==> flow/design.v <==
module Sort5 #(
    parameter DATA_WIDTH = 32
)(
    input iClk,
    input iReset_n,
    input iChipSelect_n,
    input iRead_n,
    input iWrite_n,
    input [3:0] iAddress,               
    input [DATA_WIDTH-1:0] iData,
    output reg [DATA_WIDTH-1:0] oData
);
    reg [DATA_WIDTH-1:0] in0, in1, in2, in3, in4;
    reg [DATA_WIDTH-1:0] sorted0, sorted1, sorted2, sorted3, sorted4;
    reg start;
    always @(posedge iClk or negedge iReset_n) begin
        if (!iReset_n) begin
            in0 <= 0; in1 <= 0; in2 <= 0; in3 <= 0; in4 <= 0;
            sorted0 <= 0; sorted1 <= 0; sorted2 <= 0; sorted3 <= 0; sorted4 <= 0;
            start <= 0;
        end else begin
            if (!iChipSelect_n && !iWrite_n) begin
                case (iAddress)
                    4'd0: in0 <= iData;
                    4'd1: in1 <= iData;
                    4'd2: in2 <= iData;
                    4'd3: in3 <= iData;
                    4'd4: in4 <= iData;
                    4'd5: start <= 1'b1;
                endcase
            end
            if (start) begin
                reg [DATA_WIDTH-1:0] t0, t1, t2, t3, t4;
                reg [DATA_WIDTH-1:0] tmp;
                t0 = in0;
                t1 = in1;
                t2 = in2;
                t3 = in3;
                t4 = in4;
                if (t0 > t1) begin tmp = t0; t0 = t1; t1 = tmp; end
                if (t1 > t2) begin tmp = t1; t1 = t2; t2 = tmp; end
                if (t2 > t3) begin tmp = t2; t2 = t3; t3 = tmp; end
                if (t3 > t4) begin tmp = t3; t3 = t4; t4 = tmp; end
                if (t0 > t1) begin tmp = t0; t0 = t1; t1 = tmp; end
                if (t1 > t2) begin tmp = t1; t1 = t2; t2 = tmp; end
                if (t2 > t3) begin tmp = t2; t2 = t3; t3 = tmp; end
                if (t0 > t1) begin tmp = t0; t0 = t1; t1 = tmp; end
                if (t1 > t2) begin tmp = t1; t1 = t2; t2 = tmp; end
                if (t0 > t1) begin tmp = t0; t0 = t1; t1 = tmp; end
                sorted0 <= t0;
                sorted1 <= t1;
                sorted2 <= t2;
                sorted3 <= t3;
                sorted4 <= t4;
                start <= 0;
            end
        end
    end
    always @(posedge iClk) begin
        if (!iChipSelect_n && !iRead_n) begin
            case (iAddress)
                4'd0: oData <= in0;
                4'd1: oData <= in1;
                4'd2: oData <= in2;
                4'd3: oData <= in3;
                4'd4: oData <= in4;
                4'd6: oData <= sorted0;
                4'd7: oData <= sorted1;
                4'd8: oData <= sorted2;
                4'd9: oData <= sorted3;
                4'd10: oData <= sorted4;
                default: oData <= 0;
            endcase
        end
    end
endmodule
# == Reports on Sort5 ==
# Each step is given for the RTL above and for the edited RTL.
# "orig" refers to lines of the RTL above, "edited" to lines of the edited file.
# "diff": "edited" minus "orig" as printed here. "change_rel_pct": 100 x difference / "orig".
# Operators: Yosys type, input widths -> output width; for muxes data width and select width s.
# Library cell names are shortened.
# Not given: --
# design
top,Sort5
clk_port,iClk
cell_library,sky130hd
lib_corner,tt_025C_1v80

# == The edit ==
# The edit as a unified diff against the file above.
# This change comes from a script, not from a designer. No optimisation was intended, and the edited design may behave differently.
# begin of diff
@@ -1,4 +1,4 @@
 module Sort5 #(
-    parameter DATA_WIDTH = 32
+    parameter DATA_WIDTH = 48
 )(
     input iClk,
# end of diff

# == Word level ==
# Yosys after proc, flatten, opt, wreduce and memory -nomap, before mapping. Memory bits, and registers merged into a memory's read port (data or address), are not among the register bits. Print and check cells are not counted. Equal cells are merged and count once.
# classes
item,orig,edited,diff,change_rel_pct
compare,10,10,0,0.00
n_eq,10,10,0,0.00
n_mux,39,39,0,0.00
n_reduce_logical,11,11,0,0.00
# ops
operator,orig,edited,diff,change_rel_pct
$mux 32,35,0,-35,-100.00
$mux 48,0,35,35,--
$gt 32x32->1,10,0,-10,-100.00
$gt 48x48->1,0,10,10,--
$pmux 32 s10,1,0,-1,-100.00
$pmux 48 s10,0,1,1,--
# Operator kinds equal on both sides are left out: 9.
# bits
item,orig,edited,diff,change_rel_pct
ff_bits,353,529,176,49.86
in_bits,41,57,16,39.02
output_inout_bits,32,48,16,50.00

# == Depth ==
# Depth = most cells in a row (Yosys ltp): at word level without a register or memory, in the mapped netlist without a sequential cell, where the memories' decode and read muxes count.
# depth
item,orig,edited,diff,change_rel_pct
ltp_word,20,20,0,0.00
abc_area,0,0,--,--
mapped_depth,105,113,8,7.62

# == Netlist ==
# Source: synth_stat.txt of the flow (Yosys; design flattened, memories mapped). It holds for the ABC_AREA given above (unset counts as 0); a run with the other value may have another netlist.
# mapped
item,orig,edited,diff,change_rel_pct
cell_count,3264,4832,1568,48.04
yosys_area_um2,29513.3,43183.9,13670.6,46.32
seqArea_um2,8993.6,13477.9,4484.3,49.86
flip_flops,353,529,176,49.86
buffers,176,281,105,59.66
# by_type
type,orig,edited,diff,change_rel_pct
ha_1,313,474,161,51.44
dfrtp_1,321,481,160,49.84
a21oi_1,220,369,149,67.73
o21ai_0,165,312,147,89.09
nand2_1,234,378,144,61.54
clkbuf_1,113,220,107,94.69
nor2_1,211,296,85,40.28
mux2_2,278,360,82,29.50
a22oi_1,99,177,78,78.79
inv_1,368,440,72,19.57
a22o_1,33,95,62,187.88
nand4_1,89,142,53,59.55
a21o_1,69,117,48,69.57
nor3_1,21,68,47,223.81
mux2i_1,265,309,44,16.60
o21ai_1,2,39,37,1850.00
o221ai_1,47,23,-24,-51.06
nor2b_1,22,45,23,104.55
# Cell types equal on both sides are left out: 6.
# The list need not be complete.

# == Path before layout ==
# OpenSTA on the mapped netlist: ideal clock, no wires. The path of least setup slack (recovery checks aside). Input and output delay are each 20% of the period. Register names are those of the netlist, which keeps one name where synthesis merged equal registers.
# synth_timing
item,orig,edited,diff,change_rel_pct
path_type,register to register,register to register,--,--
startpoint,register in0[7],register in0[47],--,--
endpoint,register sorted0[13],register sorted1[11],--,--
clock_period_ns,20.0,20.0,0.0,0.00
launch_ns,0.000,0.000,0.000,--
arrival_time_ns,19.023,18.330,-0.693,-3.64
t_required_ns,19.874,19.936,0.062,0.31
path_slack_ns,0.851,1.605,0.754,--
path_delay_ns,19.149,18.394,-0.755,-3.94
stages,99,107,8,8.08
path_buffers,15,15,0,0.00
synth_period_reached_ns,19.149,18.395,-0.754,-3.94
# "path_delay_ns" = arrival - input delay + setup time.
# "stages" counts driving pins, that of a launching flip-flop among them; a cell with two outputs on the path counts twice.
# "synth_period_reached_ns" is the clock period less the worst setup slack; recovery checks do not enter. This is arithmetic on one report: input and output delays are still those of the set period (20% each).
# The rows between start and end are the longest chain of elaborated cells between them; the timing report does not say that the signal goes this way. Where chains are equally long, one stands for them.
# Each line given opens the expression or statement behind the cell; cells for indexed reads and writes are added by Yosys, which also makes memories of some case tables.
# synth_between_orig
path_cell_list,dfrtp_1 -> ha_1 -> a21oi_1 -> o21ai_0 -> a221oi_2 -> a31oi_1 -> o21ai_1 -> clkbuf_1 -> clkbuf_1 -> mux2_2 -> ha_1 -> nand4_1 -> or4_1 -> nor3_1 -> a31oi_1 -> nor2_2 -> clkbuf_1 -> buf_1 -> [... 63 more ...] -> ha_1 -> o21ai_0 -> nand2b_1 -> a21oi_1 -> nor2b_1 -> o21ai_0 -> nand2b_1 -> a21oi_1 -> nor2b_1 -> o21ai_0 -> o211ai_1 -> a21oi_1 -> a31oi_1 -> nand2b_1 -> buf_1 -> clkbuf_1 -> nor2_1 -> a221o_1
elab_chain_len,20
cells_between,41
cone_classes,compare (10); mux (31)
# synth_rtl_orig
item,line,text
"start, declared",13,"reg [DATA_WIDTH-1:0] in0, in1, in2, in3, in4;"
"start, assigned",18,in0 <= 0; in1 <= 0; in2 <= 0; in3 <= 0; in4 <= 0;
"start, assigned",24,4'd0: in0 <= iData;
$gt 32x32->1,40,if (t0 > t1) begin tmp = t0; t0 = t1; t1 = tmp; end
$mux 32,40,
$mux 32,32,if (start) begin
$gt 32x32->1,41,if (t1 > t2) begin tmp = t1; t1 = t2; t2 = tmp; end
$mux 32,41,
$mux 32,32,
$gt 32x32->1,44,if (t0 > t1) begin tmp = t0; t0 = t1; t1 = tmp; end
[... 6 more ...],--,
$mux 32,47,if (t0 > t1) begin tmp = t0; t0 = t1; t1 = tmp; end
$mux 32,32,
$gt 32x32->1,48,if (t1 > t2) begin tmp = t1; t1 = t2; t2 = tmp; end
$mux 32,48,
$mux 32,32,
$gt 32x32->1,49,if (t0 > t1) begin tmp = t0; t0 = t1; t1 = tmp; end
$mux 32,49,
"end, assigned",19,sorted0 <= 0; sorted1 <= 0; sorted2 <= 0; sorted3 <= 0; sorted4 <= 0;
"end, assigned",50,sorted0 <= t0;
"end, declared",14,"reg [DATA_WIDTH-1:0] sorted0, sorted1, sorted2, sorted3, sorted4;"
# synth_between_edited
path_cell_list,dfrtp_1 -> ha_1 -> nand4_1 -> nor4_1 -> nand2_1 -> nand3_1 -> o211ai_2 -> nand2_1 -> clkbuf_1 -> clkbuf_1 -> buf_1 -> clkbuf_1 -> o21ai_0 -> ha_1 -> nand4_1 -> nor4_1 -> a211oi_1 -> nor2_1 -> [... 71 more ...] -> inv_1 -> ha_1 -> and4_1 -> a21oi_1 -> a21boi_0 -> o21ai_0 -> nand2b_1 -> a21oi_1 -> nor2_1 -> a211oi_1 -> o21ai_0 -> a21oi_1 -> o21a_1 -> or2_2 -> nor2_1 -> clkbuf_1 -> a22o_1 -> a21o_1
elab_chain_len,20
cells_between,41
cone_classes,compare (10); mux (31)
# synth_rtl_edited
item,line,text
"start, declared",13,"reg [DATA_WIDTH-1:0] in0, in1, in2, in3, in4;"
"start, assigned",18,in0 <= 0; in1 <= 0; in2 <= 0; in3 <= 0; in4 <= 0;
"start, assigned",24,4'd0: in0 <= iData;
$gt 48x48->1,40,if (t0 > t1) begin tmp = t0; t0 = t1; t1 = tmp; end
$mux 48,40,
$mux 48,32,if (start) begin
$gt 48x48->1,41,if (t1 > t2) begin tmp = t1; t1 = t2; t2 = tmp; end
$mux 48,41,
$mux 48,32,
$gt 48x48->1,44,if (t0 > t1) begin tmp = t0; t0 = t1; t1 = tmp; end
[... 6 more ...],--,
$mux 48,47,if (t0 > t1) begin tmp = t0; t0 = t1; t1 = tmp; end
$mux 48,32,
$gt 48x48->1,48,if (t1 > t2) begin tmp = t1; t1 = t2; t2 = tmp; end
$mux 48,48,
$mux 48,32,
$gt 48x48->1,49,if (t0 > t1) begin tmp = t0; t0 = t1; t1 = tmp; end
$mux 48,49,
"end, assigned",19,sorted0 <= 0; sorted1 <= 0; sorted2 <= 0; sorted3 <= 0; sorted4 <= 0;
"end, assigned",51,sorted1 <= t1;
"end, declared",14,"reg [DATA_WIDTH-1:0] sorted0, sorted1, sorted2, sorted3, sorted4;"

# == Worst path after layout ==
# Path of least setup slack in the final report of the runs of pair 1 (OpenROAD, finished layout, wires in). Where an end is a register, its clock arrival counts in the times.
# layout_timing
item,orig,edited,diff,change_rel_pct
path_type,register to register,register to register,--,--
startpoint,register in0[19],register in1[1],--,--
endpoint,register sorted0[3],register sorted0[36],--,--
clock_period_ns,20.0,20.0,0.0,0.00
launch_ns,0.57,0.67,0.10,17.54
arrival_time_ns,19.74,20.26,0.52,2.63
t_required_ns,20.47,20.61,0.14,0.68
path_slack_ns,0.73,0.35,-0.38,--
stages,83,101,18,21.69
path_buffers,17,19,2,11.76
# The rows between start and end are the longest chain of elaborated cells between them; the timing report does not say that the signal goes this way. Where chains are equally long, one stands for them.
# layout_between_orig
path_cell_list,dfrtp_1 -> ha_1 -> a41oi_1 -> o21ai_1 -> a22oi_2 -> buf_4 -> nand2_1 -> o21ai_4 -> clkbuf_16 -> mux2_2 -> ha_1 -> a21oi_1 -> o21ai_0 -> a221oi_1 -> buf_4 -> a31oi_1 -> or2_4 -> buf_4 -> [... 47 more ...] -> a22oi_2 -> buf_4 -> buf_4 -> buf_12 -> mux2i_2 -> inv_1 -> ha_1 -> nand4_1 -> nor2_1 -> o21ai_0 -> o211ai_1 -> buf_4 -> a21oi_1 -> a31oi_2 -> nand2b_4 -> buf_12 -> nor2_1 -> a221o_1
elab_chain_len,20
cells_between,41
cone_classes,compare (10); mux (31)
# layout_rtl_orig
item,line,text
"start, declared",13,"reg [DATA_WIDTH-1:0] in0, in1, in2, in3, in4;"
"start, assigned",18,in0 <= 0; in1 <= 0; in2 <= 0; in3 <= 0; in4 <= 0;
"start, assigned",24,4'd0: in0 <= iData;
$gt 32x32->1,40,if (t0 > t1) begin tmp = t0; t0 = t1; t1 = tmp; end
$mux 32,40,
$mux 32,32,if (start) begin
$gt 32x32->1,41,if (t1 > t2) begin tmp = t1; t1 = t2; t2 = tmp; end
$mux 32,41,
$mux 32,32,
$gt 32x32->1,44,if (t0 > t1) begin tmp = t0; t0 = t1; t1 = tmp; end
[... 6 more ...],--,
$mux 32,47,if (t0 > t1) begin tmp = t0; t0 = t1; t1 = tmp; end
$mux 32,32,
$gt 32x32->1,48,if (t1 > t2) begin tmp = t1; t1 = t2; t2 = tmp; end
$mux 32,48,
$mux 32,32,
$gt 32x32->1,49,if (t0 > t1) begin tmp = t0; t0 = t1; t1 = tmp; end
$mux 32,49,
"end, assigned",19,sorted0 <= 0; sorted1 <= 0; sorted2 <= 0; sorted3 <= 0; sorted4 <= 0;
"end, assigned",50,sorted0 <= t0;
"end, declared",14,"reg [DATA_WIDTH-1:0] sorted0, sorted1, sorted2, sorted3, sorted4;"
# layout_between_edited
path_cell_list,dfrtp_1 -> inv_1 -> ha_1 -> nor2b_1 -> o211ai_1 -> a2111oi_2 -> or4_4 -> o211ai_4 -> buf_6 -> nand2_8 -> buf_12 -> buf_4 -> nand2_1 -> o21ai_0 -> ha_1 -> buf_4 -> and4_1 -> a221oi_2 -> [... 65 more ...] -> a21oi_1 -> a21boi_0 -> o21ai_0 -> nand2b_1 -> a21oi_2 -> nor2_1 -> a211oi_2 -> o21ai_1 -> buf_4 -> a21oi_1 -> o21a_1 -> nor2_1 -> buf_4 -> nor2_4 -> buf_12 -> clkbuf_16 -> a22o_1 -> a21o_1
elab_chain_len,20
cells_between,41
cone_classes,compare (10); mux (31)
# layout_rtl_edited
item,line,text
"start, declared",13,"reg [DATA_WIDTH-1:0] in0, in1, in2, in3, in4;"
"start, assigned",18,in0 <= 0; in1 <= 0; in2 <= 0; in3 <= 0; in4 <= 0;
"start, assigned",25,4'd1: in1 <= iData;
$gt 48x48->1,40,if (t0 > t1) begin tmp = t0; t0 = t1; t1 = tmp; end
$mux 48,40,
$mux 48,32,if (start) begin
$gt 48x48->1,41,if (t1 > t2) begin tmp = t1; t1 = t2; t2 = tmp; end
$mux 48,41,
$mux 48,32,
$gt 48x48->1,44,if (t0 > t1) begin tmp = t0; t0 = t1; t1 = tmp; end
[... 6 more ...],--,
$mux 48,47,if (t0 > t1) begin tmp = t0; t0 = t1; t1 = tmp; end
$mux 48,32,
$gt 48x48->1,48,if (t1 > t2) begin tmp = t1; t1 = t2; t2 = tmp; end
$mux 48,48,
$mux 48,32,
$gt 48x48->1,49,if (t0 > t1) begin tmp = t0; t0 = t1; t1 = tmp; end
$mux 48,49,
"end, assigned",19,sorted0 <= 0; sorted1 <= 0; sorted2 <= 0; sorted3 <= 0; sorted4 <= 0;
"end, assigned",50,sorted0 <= t0;
"end, declared",14,"reg [DATA_WIDTH-1:0] sorted0, sorted1, sorted2, sorted3, sorted4;"

# == Layout results ==
# Both versions went through the flow (Yosys, OpenROAD) with the same settings in each pair. Constraints: input delay and output delay 20% of the set period each, output load 0.01 pF.
# flow_settings_pair_1
CORE_UTILIZATION,40
period_ns,20.0
CAP_MARGIN,20
CORE_MARGIN,2
SLEW_MARGIN,20
# results_pair_1
item,orig,edited,diff,change_rel_pct
yosys_chip_area_um2,29513.3,43183.9,13670.6,46.32
die_footprint_um2,75971.9,110603.0,34631.1,45.58
stdcell_area_um2,36175.9,56256.5,20080.6,55.51
fin_util_frac,0.496,0.526,0.030,--
fin_ws_ns,0.731,0.351,-0.380,--
total_negative_slack_ns,0.000,0.000,0.000,--
ws_hold_ns,0.497,0.483,-0.014,--
achieved_clock_period_ns,19.269,19.649,0.380,1.97
# By "achieved_clock_period_ns" is meant the clock period of the run minus its worst setup slack. This is arithmetic on one report: input and output delays are still those of the set period (20% each).
